==> flow/design.v <==
module AFH_map_table(
A,
O
);
input [6:0] A;
output [6:0] O;
assign O = ~A;
endmodule
module div(
clk, rstz,
div_en_p,
dividend,
divisor,
result_o
);
input clk, rstz;
input div_en_p;
input [24:0] dividend;
input [6:0] divisor;
output [49:0] result_o;
parameter IDLE=2'h0, DIVON=2'h1, DIVEnd=2'h2;
reg [1:0] cs, ns;
wire [25:0] div_temp;
reg [50:0] op_dividend;
reg [4:0] divcnt;
always @(posedge clk or negedge rstz)
begin
  if (!rstz)
    begin
      op_dividend <= 0;
      divcnt <=0;
    end  
  else if (div_en_p && (cs==IDLE))
    begin
      op_dividend <= {25'b0,dividend[24:0],1'b0};
      divcnt <=0;
    end  
  else if (cs==DIVON)
    begin
      op_dividend <= div_temp[25] ? {op_dividend[49:0],1'b0} : {div_temp[24:0],op_dividend[24:0],1'b1};
      divcnt <= divcnt + 1'b1;
    end  
end
reg [49:0] result_o;
always @(posedge clk or negedge rstz)
begin
  if (!rstz)
    result_o <= 0;
  else if (cs==DIVEnd)
    result_o <= {op_dividend[50:26],op_dividend[24:0]};   
end
assign div_temp = {1'b0, op_dividend[49:25]} - {1'b0, divisor};
always @(posedge clk or negedge rstz)
begin
  if (!rstz)
    cs <= 0;
  else 
    cs <= ns;
end
always @*
begin
  ns = cs;
  case(cs)
    IDLE:
      begin
        if (div_en_p) ns = DIVON;
      end
    DIVON:
      begin
        if (divcnt==5'd24) ns = DIVEnd;
      end  
    DIVEnd:
      ns = IDLE;  
  endcase
end
endmodule
module hopkernal(
rstz,
X, A, C,
B,
D,
E, F, Fprime,
Y1,
Y2,
regi_AFH_channel_map,
regi_AFH_N,
fk
);
input rstz;
input [4:0] X, C;
input [4:0] A;
input [3:0] B;
input [8:0] D;
input [6:0] E, F, Fprime;
input Y1;
input [5:0] Y2;
input [79:0] regi_AFH_channel_map;
input [6:0] regi_AFH_N;
output [6:0] fk;
wire [4:0] Zprime = X + A;
wire [4:0] Z;
assign Z[0] = B[0] ^ Zprime[0];
assign Z[1] = B[1] ^ Zprime[1];
assign Z[2] = B[2] ^ Zprime[2];
assign Z[3] = B[3] ^ Zprime[3];
assign Z[4] =  Zprime[4];
wire [4:0] stage1_z, stage2_z, stage3_z, stage4_z, stage5_z, stage6_z, stage7_z;
wire [13:0] P = {C[4:0] ^ {5{Y1}}, D[8:0]};
assign stage1_z[1] = P[13] ? Z[2] : Z[1];
assign stage1_z[2] = P[13] ? Z[1] : Z[2];
assign stage1_z[0] = P[12] ? Z[3] : Z[0];
assign stage1_z[3] = P[12] ? Z[0] : Z[3];
assign stage1_z[4] = Z[4];
assign stage2_z[1] = P[11] ? stage1_z[3] : stage1_z[1];
assign stage2_z[3] = P[11] ? stage1_z[1] : stage1_z[3];
assign stage2_z[2] = P[10] ? stage1_z[4] : stage1_z[2];
assign stage2_z[4] = P[10] ? stage1_z[2] : stage1_z[4];
assign stage2_z[0] = stage1_z[0];
assign stage3_z[0] = P[9] ? stage2_z[3] : stage2_z[0];
assign stage3_z[3] = P[9] ? stage2_z[0] : stage2_z[3];
assign stage3_z[1] = P[8] ? stage2_z[4] : stage2_z[1];
assign stage3_z[4] = P[8] ? stage2_z[1] : stage2_z[4];
assign stage3_z[2] = stage2_z[2];
assign stage4_z[3] = P[7] ? stage3_z[4] : stage3_z[3];
assign stage4_z[4] = P[7] ? stage3_z[3] : stage3_z[4];
assign stage4_z[0] = P[6] ? stage3_z[2] : stage3_z[0];
assign stage4_z[2] = P[6] ? stage3_z[0] : stage3_z[2];
assign stage4_z[1] = stage3_z[1];
assign stage5_z[1] = P[5] ? stage4_z[3] : stage4_z[1];
assign stage5_z[3] = P[5] ? stage4_z[1] : stage4_z[3];
assign stage5_z[0] = P[4] ? stage4_z[4] : stage4_z[0];
assign stage5_z[4] = P[4] ? stage4_z[0] : stage4_z[4];
assign stage5_z[2] = stage4_z[2];
assign stage6_z[3] = P[3] ? stage5_z[4] : stage5_z[3];
assign stage6_z[4] = P[3] ? stage5_z[3] : stage5_z[4];
assign stage6_z[1] = P[2] ? stage5_z[2] : stage5_z[1];
assign stage6_z[2] = P[2] ? stage5_z[1] : stage5_z[2];
assign stage6_z[0] = stage5_z[0];
assign stage7_z[2] = P[1] ? stage6_z[3] : stage6_z[2];
assign stage7_z[3] = P[1] ? stage6_z[2] : stage6_z[3];
assign stage7_z[0] = P[0] ? stage6_z[1] : stage6_z[0];
assign stage7_z[1] = P[0] ? stage6_z[0] : stage6_z[1];
assign stage7_z[4] = stage6_z[4];
wire [6:0] em79 = E[6:0] > 7'd78 ? E[6:0]-7'd79 : E[6:0];
wire [7:0] tmp1 = em79 + F[6:0];  
wire [7:0] tmp1m79 = tmp1[7:0] > 8'd78 ? tmp1[7:0]-8'd79 : tmp1[7:0];   
wire [7:0] tmp2 = tmp1m79[6:0] + stage7_z[4:0] + Y2;                    
wire [6:0] adder2m79 = tmp2 > 7'd78 ? tmp2-7'd79 : tmp2[6:0];
wire rfchused = regi_AFH_channel_map[adder2m79[6:0]];
wire [6:0] emN = {2'b0,E[6:0]} >= {regi_AFH_N,2'b0}                 ? {2'b0,E[6:0]} - {regi_AFH_N,2'b0} :
                 {2'b0,E[6:0]} >= ({regi_AFH_N,1'b0}+regi_AFH_N) ? {2'b0,E[6:0]} - ({regi_AFH_N,1'b0}+regi_AFH_N) :
                 {1'b0,E[6:0]} >= {regi_AFH_N,1'b0}                 ? {1'b0,E[6:0]} - {regi_AFH_N,1'b0} :
                 E[6:0] >= regi_AFH_N                              ? E[6:0]-regi_AFH_N : E[6:0];
wire [7:0] tmp1N = emN + Fprime[6:0];  
wire [7:0] tmp1mN = tmp1N[7:0] >= regi_AFH_N ? tmp1N[7:0]-regi_AFH_N : tmp1N[7:0];   
wire [4:0] a7zmN = {2'b0,stage7_z[4:0]} >= regi_AFH_N ? {2'b0,stage7_z[4:0]} - regi_AFH_N : stage7_z[4:0];  
wire [7:0] tmp2N = tmp1mN[6:0] + a7zmN + Y2;                                      
wire [6:0] adder2mN = tmp2N >= regi_AFH_N ? tmp2N-regi_AFH_N : tmp2N[6:0];
wire [6:0] kprimem = adder2mN;
wire [6:0] fkprime, basicfk;
AFH_map_table AFH_map_table_u(
.A(kprimem),
.O(fkprime)
);
assign basicfk = (adder2m79<=7'd39) ? {adder2m79[5:0], 1'b0} : {(adder2m79-7'd40), 1'b1};
assign fk = rfchused ? basicfk : fkprime;
endmodule
module hopctrlwd(
clk_6M, rstz, p_033us,
mpr_Y,
counter_clkN1, counter_clkE1,
psrxfhs_succ_p,
psrxfhs,
pstxid,
m_tslot_p, ms_tslot_p,
ps_N_incr_p,
pageAB_2Npage_count, 
Atrain,
regi_interlace_offset, regi_page_k_nudge,
regi_AFH_mode,
regi_AFH_N,
ps, gips, is, giis, page, inquiry, mpr, spr, ir, conns,
prs_clock_frozen, prm_clock_frozen,
CLK, CLKE, CLKN, BD_ADDR,
counter_isFHS,
Xprm, Xir, Xprs,
X,
Y1,
Y2,
A,
B,
C,
D,
E, F, Fprime
);
input clk_6M, rstz, p_033us;
input mpr_Y;
input [5:0] counter_clkN1;
input [5:0] counter_clkE1;
input psrxfhs_succ_p;
input psrxfhs;
input pstxid;
input m_tslot_p, ms_tslot_p;
input ps_N_incr_p;
input [3:0] pageAB_2Npage_count;
input Atrain;
input [4:0] regi_interlace_offset, regi_page_k_nudge;
input regi_AFH_mode;
input [6:0] regi_AFH_N;
input ps, gips, is, giis, page, inquiry, mpr, spr, ir, conns;
input prs_clock_frozen, prm_clock_frozen;
input [27:0] CLK, CLKE, CLKN, BD_ADDR;
input [4:0] counter_isFHS;
output [4:0] Xprm, Xir, Xprs;
output [4:0] X;
output Y1;
output [5:0] Y2;
output [4:0] A;
output [3:0] B;
output [4:0] C;
output [8:0] D;
output [6:0] E, F, Fprime;
wire [1:0] k_nudge;
wire [4:0] k_offset;
reg [27:0] CLKN_frozen, CLKE_frozen;
reg [4:0] k_offset_frozen;
reg [4:0] k_nudge_frozen;
always @(posedge clk_6M or negedge rstz)
begin
  if (!rstz)
    begin
     CLKN_frozen <= 0;
    end 
  else if (!prs_clock_frozen)
    begin
     CLKN_frozen <= CLKN;
    end 
end
always @(posedge clk_6M or negedge rstz)
begin
  if (!rstz)
    begin
     CLKE_frozen <= 0;
     k_offset_frozen <= 0;
     k_nudge_frozen <= 0;
    end 
  else if (!prm_clock_frozen)
    begin
     CLKE_frozen <= CLKE;
     k_offset_frozen <= k_offset;
     k_nudge_frozen <= k_nudge;
    end 
end
assign k_nudge = regi_page_k_nudge;  
assign k_offset = Atrain ? 5'd24 : 5'd8;
wire [3:0] xpt = {CLKE[4:2],CLKE[0]} - CLKE[16:12];    
wire [4:0] Xp = CLKE[16:12] + k_offset + k_nudge + xpt ;   
wire [4:0] Xprs = CLKN_frozen[16:12] + counter_clkN1[5:1];
wire [3:0] xprmt = {CLKE_frozen[4:2],CLKE_frozen[0]} - CLKE_frozen[16:12];
wire [4:0] Xprm = CLKE_frozen[16:12] + k_offset_frozen + k_nudge_frozen + xprmt + counter_clkE1[5:1];
wire [3:0] xit = {CLKN[4:2],CLKN[0]} - CLKN[16:12];
wire [4:0] Xi = CLKN[16:12] + k_offset + k_nudge + xit ;
wire [4:0] Xir = CLKN[16:12] + counter_isFHS ;
assign X = ({5{ps}}      & CLKN[16:12]) |     
           ({5{gips}}    & (CLKN[16:12]+regi_interlace_offset)) |   
           ({5{is}}      & Xir[4:0]) |        
           ({5{giis}}    & (Xir[4:0]+regi_interlace_offset)) |      
           ({5{page}}    & Xp[4:0]) |
           ({5{inquiry}} & Xi[4:0]) |
           ({5{mpr}}     & Xprm[4:0]) |    
           ({5{spr}}     & Xprs[4:0]) |    
           ({5{ir}}      & Xir[4:0]) |     
           ({5{conns}}   & CLK[6:2]);      
wire spr_Y = pstxid | (psrxfhs ? 1'b0 : counter_clkN1[0]);
assign Y1 =({1{page}}    & CLKE[1]) |
           ({1{inquiry}} & CLKN[1]) |
           ({1{mpr}}     & mpr_Y  ) |   
           ({1{spr}}     & spr_Y  ) |   
           ({1{ir}}      & 1'b1) |     
           ({1{conns}}   & (CLK[1]&(!regi_AFH_mode)) );      
assign Y2 =({6{page}}    & {CLKE[1],5'b0}) |
           ({6{inquiry}} & {CLKN[1],5'b0}) |
           ({6{mpr}}     & {mpr_Y  ,5'b0}) |   
           ({6{spr}}     & {spr_Y  ,5'b0}) |   
           ({6{ir}}      & {1'b1   ,5'b0}) |     
           ({6{conns}}   & {(CLK[1]&(!regi_AFH_mode)) ,5'b0});      
assign A = ({5{ps}}      & BD_ADDR[27:23]) |     
           ({5{gips}}    & BD_ADDR[27:23]) |   
           ({5{is}}      & BD_ADDR[27:23]) |        
           ({5{giis}}    & BD_ADDR[27:23]) |      
           ({5{page}}    & BD_ADDR[27:23]) |
           ({5{inquiry}} & BD_ADDR[27:23]) |
           ({5{mpr}}     & BD_ADDR[27:23]) |    
           ({5{spr}}     & BD_ADDR[27:23]) |    
           ({5{ir}}      & BD_ADDR[27:23]) |     
           ({5{conns}}   & BD_ADDR[27:23] ^ CLK[25:21]);      
assign B = BD_ADDR[22:19];
assign C = ({5{ps}}      & {BD_ADDR[8],BD_ADDR[6],BD_ADDR[4],BD_ADDR[2],BD_ADDR[0]}) |     
           ({5{gips}}    & {BD_ADDR[8],BD_ADDR[6],BD_ADDR[4],BD_ADDR[2],BD_ADDR[0]}) |   
           ({5{is}}      & {BD_ADDR[8],BD_ADDR[6],BD_ADDR[4],BD_ADDR[2],BD_ADDR[0]}) |        
           ({5{giis}}    & {BD_ADDR[8],BD_ADDR[6],BD_ADDR[4],BD_ADDR[2],BD_ADDR[0]}) |      
           ({5{page}}    & {BD_ADDR[8],BD_ADDR[6],BD_ADDR[4],BD_ADDR[2],BD_ADDR[0]}) |
           ({5{inquiry}} & {BD_ADDR[8],BD_ADDR[6],BD_ADDR[4],BD_ADDR[2],BD_ADDR[0]}) |
           ({5{mpr}}     & {BD_ADDR[8],BD_ADDR[6],BD_ADDR[4],BD_ADDR[2],BD_ADDR[0]}) |    
           ({5{spr}}     & {BD_ADDR[8],BD_ADDR[6],BD_ADDR[4],BD_ADDR[2],BD_ADDR[0]}) |    
           ({5{ir}}      & {BD_ADDR[8],BD_ADDR[6],BD_ADDR[4],BD_ADDR[2],BD_ADDR[0]}) |     
           ({5{conns}}   & {BD_ADDR[8],BD_ADDR[6],BD_ADDR[4],BD_ADDR[2],BD_ADDR[0]} ^ CLK[20:16]);      
assign D = ({9{ps}}      & BD_ADDR[18:10]) |     
           ({9{gips}}    & BD_ADDR[18:10]) |   
           ({9{is}}      & BD_ADDR[18:10]) |        
           ({9{giis}}    & BD_ADDR[18:10]) |      
           ({9{page}}    & BD_ADDR[18:10]) |
           ({9{inquiry}} & BD_ADDR[18:10]) |
           ({9{mpr}}     & BD_ADDR[18:10]) |    
           ({9{spr}}     & BD_ADDR[18:10]) |    
           ({9{ir}}      & BD_ADDR[18:10]) |     
           ({9{conns}}   & (BD_ADDR[18:10] ^ CLK[15:7]));      
assign E = {BD_ADDR[13],BD_ADDR[11],BD_ADDR[9],BD_ADDR[7],BD_ADDR[5],BD_ADDR[3],BD_ADDR[1]};           
reg div_en_p;
always @(posedge clk_6M or negedge rstz)
begin
  if (!rstz)
     div_en_p <= 0;
  else 
     div_en_p <= (CLK[6:0]==7'hff) & ms_tslot_p;
end
wire divffclk = clk_6M;
wire [24:0] Ft, nc1;
div mod79_F(
.clk      (divffclk                   ),
.rstz     (rstz                       ),
.div_en_p (div_en_p                   ),
.dividend ({CLK[27:7],4'b0}           ),
.divisor  (7'd79                      ),
.result_o ({Ft[24:0],nc1[24:0]}       )
);
assign F = ({7{conns}} & Ft[6:0]);
wire [24:0] Fprimet, nc2;
div mod79_Fprime(
.clk      (divffclk                   ),
.rstz     (rstz                       ),
.div_en_p (div_en_p                   ),
.dividend ({CLK[27:7],4'b0}           ),
.divisor  (regi_AFH_N                 ),
.result_o ({Fprimet[24:0],nc2[24:0]}  )
);
assign Fprime = ({7{conns}} & Fprimet[6:0]);
endmodule
module fkctrl(
clk_6M, rstz,
regi_isMaster,
ir,
psrxfhs_succ_p,
fk_page,
page,
ps_pagerespTO,
scancase,
m_half_tslot_p,
mpr,
m_tslot_p,
connsnewslave, connsnewmaster,
CLKN, CLKE, CLK,
txbit_period, rxbit_period,
fkset_p,   
ps, pstxid, psrxfhs, psackfhs, pagetxfhs, pagetmp, pagerxackfhs ,
corre_threshold,
counter_clkN1,
counter_clkE1,
fk_pstxid,
fk_psrxfhs,
fk_psackfhs,
fk_connsnewslave, fk_connsnewmaster,
fk_pagetxfhs,
fk_pagerxackfhs,
fk_spr, fk_mpr,
fk_chg_p, fk_chg_p_ff
);
input clk_6M, rstz;
input regi_isMaster;
input ir;
input psrxfhs_succ_p;
input fk_page;
input page;
input ps_pagerespTO;
input scancase;
input m_half_tslot_p;
input mpr;
input m_tslot_p;
input connsnewslave, connsnewmaster;
input [27:0] CLKN, CLKE, CLK;
input txbit_period, rxbit_period;
input fkset_p;   
input ps, pstxid, psrxfhs, psackfhs, pagetxfhs, pagetmp, pagerxackfhs ;
input corre_threshold;
output [5:0] counter_clkN1;
output [5:0] counter_clkE1;
output fk_pstxid;
output fk_psrxfhs;
output fk_psackfhs;
output fk_connsnewslave, fk_connsnewmaster;
output fk_pagetxfhs;
output fk_pagerxackfhs;
output fk_spr, fk_mpr;
output fk_chg_p, fk_chg_p_ff;
assign fk_spr = fk_pstxid | fk_psrxfhs | fk_psackfhs;
assign fk_mpr = fk_pagetxfhs | fk_pagerxackfhs;
wire ir_fkset_p = regi_isMaster ? fkset_p & !ir : fkset_p;
wire fk_chg_p = ((!(txbit_period | rxbit_period)) & ir_fkset_p);  
wire psrxfhs_fk_chg_p = fk_psrxfhs & fkset_p;
wire scancase_fk_chg_p = (scancase) & fkset_p;
reg fk_chg_p_ff;
always @(posedge clk_6M or negedge rstz)
begin
  if (!rstz)
     fk_chg_p_ff <= 0;
  else 
     fk_chg_p_ff <= fk_chg_p | scancase_fk_chg_p | psrxfhs_fk_chg_p;
end
reg fk_pstxid;
always @(posedge clk_6M or negedge rstz)
begin
  if (!rstz)
     fk_pstxid <= 0;
  else if (ps & corre_threshold & fkset_p)   
     fk_pstxid <= 1'b1;
  else if (pstxid & fk_chg_p)
     fk_pstxid <= 1'b0;
end
reg fk_psrxfhs;
always @(posedge clk_6M or negedge rstz)
begin
  if (!rstz)
     fk_psrxfhs <= 0;
  else if (pstxid & fk_chg_p)
     fk_psrxfhs <= 1'b1;
  else if ((psrxfhs & corre_threshold & fk_chg_p) | ps_pagerespTO)
     fk_psrxfhs <= 1'b0;
end
reg fk_psackfhs;
always @(posedge clk_6M or negedge rstz)
begin
  if (!rstz)
     fk_psackfhs <= 0;
  else if (psrxfhs & corre_threshold & fk_chg_p)
     fk_psackfhs <= 1'b1;
  else if (psackfhs & fk_chg_p & CLKN[0])
     fk_psackfhs <= 1'b0;
end
reg fk_connsnewslave;
always @(posedge clk_6M or negedge rstz)
begin
  if (!rstz)
     fk_connsnewslave <= 0;
  else if (psackfhs & fk_chg_p & CLKN[0])
     fk_connsnewslave <= 1'b1;
  else if (connsnewslave & fk_chg_p & CLK[0])   
     fk_connsnewslave <= 1'b0;
end
reg fk_pagetxfhs;
always @(posedge clk_6M or negedge rstz)
begin
  if (!rstz)
     fk_pagetxfhs <= 0;
  else if ( (pagetmp & fk_chg_p) | (pagerxackfhs & !corre_threshold & fk_chg_p) )
     fk_pagetxfhs <= 1'b1;
  else if ((pagetxfhs & fk_chg_p) | fk_page)
     fk_pagetxfhs <= 1'b0;
end
reg fk_pagerxackfhs;
always @(posedge clk_6M or negedge rstz)
begin
  if (!rstz)
     fk_pagerxackfhs <= 0;
  else if (pagetxfhs & fk_chg_p)
     fk_pagerxackfhs <= 1'b1;
  else if (pagerxackfhs & fk_chg_p & CLKE[0])
     fk_pagerxackfhs <= 1'b0;
end
reg fk_connsnewmaster;
always @(posedge clk_6M or negedge rstz)
begin
  if (!rstz)
     fk_connsnewmaster <= 0;
  else if (pagerxackfhs & corre_threshold & m_half_tslot_p)   
     fk_connsnewmaster <= 1'b1;
  else if ((connsnewmaster & fk_chg_p & CLK[0]) | page )  
     fk_connsnewmaster <= 1'b0;
end
wire ps_N_incr_p = (pstxid & fk_chg_p) | ((psrxfhs|psackfhs) & fkset_p & CLKN[0]);
reg [5:0] counter_clkN1;
always @(posedge clk_6M or negedge rstz)
begin
  if (!rstz)
    begin
     counter_clkN1 <= 0;
    end 
  else if (ps & corre_threshold & fkset_p)   
    begin
     counter_clkN1 <= 6'h1;
    end 
  else if (psrxfhs_succ_p)
     counter_clkN1 <= {counter_clkN1[5:1],1'b0};
  else if (ps_N_incr_p)
    begin
     counter_clkN1 <= counter_clkN1+1'b1;
    end 
end
wire page_N_incr_p = fk_chg_p & CLKE[0] & (pagetxfhs | pagerxackfhs);
reg [5:0] counter_clkE1;
always @(posedge clk_6M or negedge rstz)
begin
  if (!rstz)
    begin
     counter_clkE1 <= 0;
    end 
  else if (!fk_mpr)   
    begin
     counter_clkE1 <= 6'd0;
    end 
  else if (page_N_incr_p)  
    begin
     counter_clkE1 <= counter_clkE1+1'b1;
    end 
end
endmodule
module hopselection(
clk_6M, rstz, p_033us,
regi_isMaster,
ps_pagerespTO,
fk_page,
scancase,
m_half_tslot_p,
connsnewslave, connsnewmaster,
txbit_period, rxbit_period,
fkset_p,   
psackfhs, pagetxfhs, pagetmp, pagerxackfhs ,
corre_threshold,
psrxfhs_succ_p,
psrxfhs,
pstxid,
m_tslot_p, ms_tslot_p,
ps_N_incr_p,
pageAB_2Npage_count, 
Atrain,
regi_interlace_offset, regi_page_k_nudge,
regi_AFH_mode,
regi_AFH_N, regi_AFH_channel_map,
ps, gips, is, giis, page, inquiry, mpr, spr, ir, conns,
prs_clock_frozen, prm_clock_frozen,
CLK, CLKE, CLKN, BD_ADDR,
counter_isFHS,
fk,
fk_chg_p, fk_chg_p_ff,
fk_pstxid
);
input clk_6M, rstz, p_033us;
input regi_isMaster;
input ps_pagerespTO;
input fk_page;
input scancase;
input m_half_tslot_p;
input connsnewslave, connsnewmaster;
input txbit_period, rxbit_period;
input fkset_p;   
input psackfhs, pagetxfhs, pagetmp, pagerxackfhs ;
input corre_threshold;
wire [5:0] counter_clkN1;
wire [5:0] counter_clkE1;
input psrxfhs_succ_p;
input psrxfhs;
input pstxid;
input m_tslot_p, ms_tslot_p;
input ps_N_incr_p;
input [3:0] pageAB_2Npage_count;
input Atrain;
input [4:0] regi_interlace_offset, regi_page_k_nudge;
input regi_AFH_mode;
input [6:0] regi_AFH_N;
input [79:0] regi_AFH_channel_map;
input ps, gips, is, giis, page, inquiry, mpr, spr, ir, conns;
input prs_clock_frozen, prm_clock_frozen;
input [27:0] CLK, CLKE, CLKN, BD_ADDR;
input [4:0] counter_isFHS;
output [6:0] fk;
output fk_chg_p, fk_chg_p_ff;
output fk_pstxid;
wire [4:0] Xprm, Xir, Xprs;
wire [4:0] X;
wire Y1;
wire [5:0] Y2;
wire [4:0] A;
wire [3:0] B;
wire [4:0] C;
wire [8:0] D;
wire [6:0] E, F, Fprime;
wire fk_connsnewslave, fk_connsnewmaster;
wire fk_conns = conns | fk_connsnewslave | fk_connsnewmaster;
wire [27:0] fk_CLK = fk_conns ? CLK + 1'b1 : CLK;
wire [27:0] fk_CLKE = CLKE + 1'b1;
wire [27:0] fk_CLKN = CLKN + 1'b1;
hopctrlwd hopctrlwd_u(
.clk_6M               (clk_6M               ), 
.rstz                 (rstz                 ), 
.p_033us              (p_033us              ),
.mpr_Y                (counter_clkE1[0]     ),
.counter_clkN1        (counter_clkN1        ),  
.counter_clkE1        (counter_clkE1        ),       
.psrxfhs_succ_p       (psrxfhs_succ_p       ),
.psrxfhs              (fk_psrxfhs              ),
.pstxid               (fk_pstxid               ),
.m_tslot_p            (m_tslot_p            ),
.ms_tslot_p           (ms_tslot_p           ),
.ps_N_incr_p          (ps_N_incr_p          ),
.pageAB_2Npage_count  (pageAB_2Npage_count  ), 
.Atrain               (Atrain               ),
.regi_interlace_offset(regi_interlace_offset),
.regi_page_k_nudge    (regi_page_k_nudge    ),
.regi_AFH_mode        (regi_AFH_mode        ),
.regi_AFH_N           (regi_AFH_N           ),
.ps                   (ps                   ), 
.gips                 (gips                 ), 
.is                   (is                   ), 
.giis                 (giis                 ), 
.page                 (fk_page                 ), 
.inquiry              (inquiry              ), 
.mpr                  (fk_mpr                  ), 
.spr                  (fk_spr                  ), 
.ir                   (ir                   ), 
.conns                (fk_conns                ),
.prs_clock_frozen     (prs_clock_frozen     ), 
.prm_clock_frozen     (prm_clock_frozen     ),
.CLK                  (fk_CLK                  ), 
.CLKE                 (fk_CLKE                 ), 
.CLKN                 (fk_CLKN                 ), 
.BD_ADDR              (BD_ADDR          ),
.counter_isFHS        (counter_isFHS        ),
.Xprm                 (Xprm                 ), 
.Xir                  (Xir                  ),
.Xprs                 (Xprs                 ), 
.X                    (X                    ),
.Y1                   (Y1                   ),
.Y2                   (Y2                   ),
.A                    (A                    ),
.B                    (B                    ),
.C                    (C                    ),
.D                    (D                    ),
.E                    (E                    ), 
.F                    (F                    ), 
.Fprime               (Fprime               )
);
hopkernal hopkernal_u(
.rstz                (rstz                ),
.X                   (X                   ), 
.A                   (A                   ), 
.C                   (C                   ),
.B                   (B                   ),
.D                   (D                   ),
.E                   (E                   ), 
.F                   (F                   ),
.Fprime              (Fprime              ),
.Y1                  (Y1                  ),
.Y2                  (Y2                  ),
.regi_AFH_channel_map(regi_AFH_channel_map),
.regi_AFH_N          (regi_AFH_N          ),
.fk                  (fk                  )
);
fkctrl fkctrl_u(
.clk_6M         (clk_6M         ), 
.rstz           (rstz           ),
.regi_isMaster  (regi_isMaster  ),
.ir             (ir             ),
.psrxfhs_succ_p (psrxfhs_succ_p ),
.fk_page        (fk_page        ),
.page           (page           ),
.ps_pagerespTO  (ps_pagerespTO  ),
.scancase       (scancase       ),
.m_half_tslot_p (m_half_tslot_p ),
.mpr            (mpr            ),
.m_tslot_p      (m_tslot_p      ),
.connsnewslave  (connsnewslave  ),
.connsnewmaster (connsnewmaster ),
.CLKN           (CLKN           ),
.CLKE           (CLKE           ),
.CLK            (CLK            ),
.txbit_period   (txbit_period   ), 
.rxbit_period   (rxbit_period   ),
.fkset_p        (fkset_p        ),   
.ps             (ps             ), 
.pstxid         (pstxid         ), 
.psrxfhs        (psrxfhs        ), 
.psackfhs       (psackfhs       ), 
.pagetxfhs      (pagetxfhs      ), 
.pagetmp        (pagetmp        ), 
.pagerxackfhs   (pagerxackfhs   ),
.corre_threshold(corre_threshold),
.counter_clkN1   (counter_clkN1   ),
.counter_clkE1   (counter_clkE1   ),
.fk_pstxid       (fk_pstxid       ),
.fk_psrxfhs      (fk_psrxfhs      ),
.fk_psackfhs     (fk_psackfhs     ),
.fk_connsnewslave(fk_connsnewslave),
.fk_connsnewmaster(fk_connsnewmaster),
.fk_pagetxfhs    (fk_pagetxfhs    ),
.fk_pagerxackfhs (fk_pagerxackfhs ),
.fk_spr          (fk_spr          ),
.fk_mpr          (fk_mpr          ),
.fk_chg_p        (fk_chg_p        ),
.fk_chg_p_ff     (fk_chg_p_ff     )
);
endmodule
# From RTL to reports: hopselection
# The steps from the RTL of hopselection to its reports follow in flow order.
# Line numbers count from 1 in the design file above.
# Library cell names are shortened.
# The mark -- stands for no value.
# inputs
top_module	hopselection
clk_port	clk_6M
library	sky130hd
lib_corner	tt_025C_1v80

# After elaboration
# Source: Yosys, flattened and elaborated, memories not mapped. Widths are those after wreduce. Registers that Yosys merges into a memory's read port (data or address) are not register bits. Print and check cells do not count. Equal cells are merged and count once.
# bits
register_bits	240
inputBits	256
out_inout_bits	10
word_cells	348
# classes
n_addsub	45
compare	11
eq_ne	13
shift	1
n_mux	78
logic	152
reduce_logical	24
# op_table
operator	n
two-way mux 50 bit	6
AND 5 bit	30
bitwise OR 5 bit	27
AND 9 bit	10
bitwise OR 9 bit	9
indexed select 80 x 7 -> 1 bit	1
two-way mux 7 bit	11
adder 5 bit	9
two-way mux 1 bit	44
subtractor 7 bit	6
AND 1 bit	34
adder 17 x 1 -> 17 bit (second input constant)	2
AND 6 bit	5
bitwise OR 6 bit	5
two-way mux 6 bit	5
two-way mux 5 bit	6
adder 28 x 1 -> 28 bit (second input constant)	1
two-way mux 28 bit	1
subtractor 25 x 7 -> 26 bit	1
subtractor 25 x 7 -> 26 bit (second input constant)	1
bitwise OR 1 bit	21
subtractor 7 bit (second input constant)	3
nonzero test 2 bit	10
greater-or-equal comparator 7 x 9 -> 1 bit	2
adder 7 x 5 -> 8 bit	2
adder 7 x 7 -> 8 bit	2
adder 8 x 6 -> 8 bit	2
greater-or-equal comparator 8 x 7 -> 1 bit	2
# Not listed: further kinds 33, cells in them 66.

# Depth
# Yosys ltp: most cells in a row. Word level: on the elaborated netlist, between registers, memories and ports. Mapped: between sequential cells and ports; inverters and the memories' decode and read muxes count.
# logic_depth
depth_word	29
abc_area	1
ltp_mapped	66
mapped_depth_nobuf	65

# Synthesis result
# Yosys stat after the flow's synthesis: flattened, memories mapped to cells. It holds for the ABC_AREA given above (unset counts as 0); a run with the other value may have another netlist.
# mapped
cell_count	2534
mapped_area_um2	17282.8
seq_area_um2	4231.6
flip_flops	169
buf_cells	51
# types
type	n	area_total_um2
dfrtp_1	167	4.18E+03
nand2_1	529	1.99E+03
ha_1	143	1.79E+03
inv_1	472	1.77E+03
nand3_1	217	1.09E+03
o21ai_0	183	915.878
xor2_1	93	814.531
nor2_1	171	641.866
fa_1	31	620.595
a21oi_1	117	585.562
o221ai_1	43	376.611
xnor2_1	43	376.611
nor3_1	54	270.259
nand4_1	33	206.448
o22ai_1	31	193.936
o211ai_1	15	112.608
clkbuf_1	27	101.347
or2_2	15	93.84
# Not listed: further types 41, cells in them 150.

# Path before layout
# Path of least setup slack by OpenSTA after synthesis, without wires, with an ideal clock, recovery checks aside; 20% of the period is set as input and as output delay. Where synthesis merged equal registers, the netlist keeps one of their names.
# synth_timing
kind	in2out
startpoint	input CLKN[8]
endpoint	output fk[3]
clock_period_ns	25.0
input_delay_ns	5.000
out_delay_ns	5.000
t_first_pin_ns	5.000
t_arrival_ns	13.379
required_ns	20.000
setup_slack_ns	6.621
delay_ns	8.379
path_stages	56
n_path_buf	1
period_less_setup_slack_ns	18.379
# "delay_ns" = arrival - input delay + setup time.
# A path that ends at an output port has no setup time.
# "path_stages": output pins that drive a net of the path, with the launching flip-flop's if there is one; two outputs of one cell count as two.
# "period_less_setup_slack_ns" = period - worst setup slack (recovery checks aside). The figure is calculated, with input and output delays left at 20% of the set period.
# The rows between start and end are the longest chain of elaborated cells between them; the timing report does not say that the signal goes this way. Where chains are equally long, one stands for them.
# Each line given opens the expression or statement behind the cell; cells for indexed reads and writes are added by Yosys, which also makes memories of some case tables.
# synth_via
cell_sequence	nand2_1 nor2_1 nand4_1 xor2_1 fa_1 inv_1 fa_1 ha_1 fa_1 o21ai_0 a21oi_1 nor4_1 o211ai_1 ha_1 xnor2_1 xor2_1 nand2_1 nand3_1 (+20 left out) a21oi_1 and2_1 xor2_1 inv_1 ha_1 nand2_1 o21ai_0 a21oi_1 inv_1 a21oi_1 inv_1 nand2_1 o211ai_1 clkbuf_1 nand2_1 o21ai_0 nand3_1 nand2_1
elab_chain_len	29
cone_cells	75
lines_between	52
classes_between	add/sub: 17; compare: 4; shift: 1; mux: 33; logic: 20
# synth_lines
item	line_no	source
start: declaration	582	input [27:0] CLK, CLKE, CLKN, BD_ADDR;
adder 17 x 1 -> 17 bit	600	wire [27:0] fk_CLKN = CLKN + 1'b1;
adder 5 bit	265	({5{gips}}    & (CLKN[16:12]+regi_interlace_offset)) |
AND 5 bit	265
bitwise OR 5 bit (9 in a row)	264	assign X = ({5{ps}}      & CLKN[16:12]) |
adder 5 bit	100	wire [4:0] Zprime = X + A;
bitwise XOR 1 bit	105	assign Z[3] = B[3] ^ Zprime[3];
two-way mux 1 bit	112	assign stage1_z[3] = P[12] ? Z[0] : Z[3];
(+7 left out)	--
two-way mux 5 bit	156	wire [4:0] a7zmN = {2'b0,stage7_z[4:0]} >= regi_AFH_N ? {2'b0,stage7_z[4:0]} - regi_AFH_N : stage7_z[4:0];
adder 7 x 5 -> 8 bit	157	wire [7:0] tmp2N = tmp1mN[6:0] + a7zmN + Y2;
adder 8 x 6 -> 8 bit	157
subtractor 7 bit	158	wire [6:0] adder2mN = tmp2N >= regi_AFH_N ? tmp2N-regi_AFH_N : tmp2N[6:0];
two-way mux 7 bit	158
inverter 7 bit	7	assign O = ~A;
two-way mux 7 bit	166	assign fk = rfchused ? basicfk : fkprime;
end: declaration	584	output [6:0] fk;
# Nets of the timed path that keep an RTL name, with a line that drives or declares them; the list need not be complete.
# synth_nets
net	line_no
fk_CLKN[13]	600

# Worst path after layout
# From the final timing report of run 1: the path of least setup slack in the routed layout; clock arrival at registers is part of the times.
# layout_timing
kind	in2out
startpoint	input CLKN[0]
endpoint	output fk[6]
clock_period_ns	25.0
input_delay_ns	5.00
out_delay_ns	5.00
t_first_pin_ns	5.00
t_arrival_ns	16.34
required_ns	20.00
setup_slack_ns	3.66
path_stages	60
n_path_buf	2
# The rows between start and end are the longest chain of elaborated cells between them; the timing report does not say that the signal goes this way. Where chains are equally long, one stands for them.
# layout_via
cell_sequence	clkdlybuf4s50_1 ha_1 nand2_1 nor2_1 nand2_1 inv_1 nand2_1 nand2_1 nand2_1 nor2_1 fa_1 inv_1 fa_1 ha_1 fa_1 o21ai_0 a21oi_1 nor4_1 (+24 left out) a21oi_1 and2_1 xor2_1 inv_1 ha_1 nand2_1 o21ai_0 a21oi_1 inv_1 a21oi_1 inv_1 nand2_1 o211ai_1 o21ai_0 o21ai_0 nand3_1 nand2_1 clkdlybuf4s50_1
elab_chain_len	29
cone_cells	88
lines_between	57
classes_between	add/sub: 17; compare: 4; shift: 1; mux: 33; logic: 33
# layout_lines
item	line_no	source
start: declaration	582	input [27:0] CLK, CLKE, CLKN, BD_ADDR;
adder 17 x 1 -> 17 bit	600	wire [27:0] fk_CLKN = CLKN + 1'b1;
adder 5 bit	265	({5{gips}}    & (CLKN[16:12]+regi_interlace_offset)) |
AND 5 bit	265
bitwise OR 5 bit (9 in a row)	264	assign X = ({5{ps}}      & CLKN[16:12]) |
adder 5 bit	100	wire [4:0] Zprime = X + A;
bitwise XOR 1 bit	105	assign Z[3] = B[3] ^ Zprime[3];
two-way mux 1 bit	112	assign stage1_z[3] = P[12] ? Z[0] : Z[3];
(+7 left out)	--
two-way mux 5 bit	156	wire [4:0] a7zmN = {2'b0,stage7_z[4:0]} >= regi_AFH_N ? {2'b0,stage7_z[4:0]} - regi_AFH_N : stage7_z[4:0];
adder 7 x 5 -> 8 bit	157	wire [7:0] tmp2N = tmp1mN[6:0] + a7zmN + Y2;
adder 8 x 6 -> 8 bit	157
subtractor 7 bit	158	wire [6:0] adder2mN = tmp2N >= regi_AFH_N ? tmp2N-regi_AFH_N : tmp2N[6:0];
two-way mux 7 bit	158
inverter 7 bit	7	assign O = ~A;
two-way mux 7 bit	166	assign fk = rfchused ? basicfk : fkprime;
end: declaration	584	output [6:0] fk;

# Below are 4 stored runs of the flow (Yosys, OpenROAD; platform sky130hd) on hopselection, each with its settings and what was measured, unordered. Constraints: input delay and output delay 20% of the set period each, output load 0.01 pF.
# A setting shown as - is not set for that run.
name,run 1,run 2,run 3,run 4
ABC_AREA,1,0,1,-
CAP_MARGIN,25,20,20,20
CORE_UTILIZATION,18,70,18,40
GPL_ROUTABILITY_DRIVEN,1,1,0,-
HOLD_SLACK_MARGIN,0.19,-,0.19,-
PLACE_DENSITY,0.6,0.6,0.6,0.6
SLEW_MARGIN,25,25,20,20
TNS_END_PERCENT,100,100,100,-
period_ns,25.0,25.0,25.0,25.0
CORE_MARGIN,2,2,2,2
MAX_ROUTING_LAYER,-,met4,-,-
synth_area_um2,17282.8,17606.9,17282.8,17606.9
die_um2,98511.2,26437.1,98511.2,45710.4
utilization_pct,22.8,83.0,22.8,48.8
setup_ws_ns,3.662,1.864,3.703,2.177
tns_setup_ns,0.000,0.000,0.000,0.000
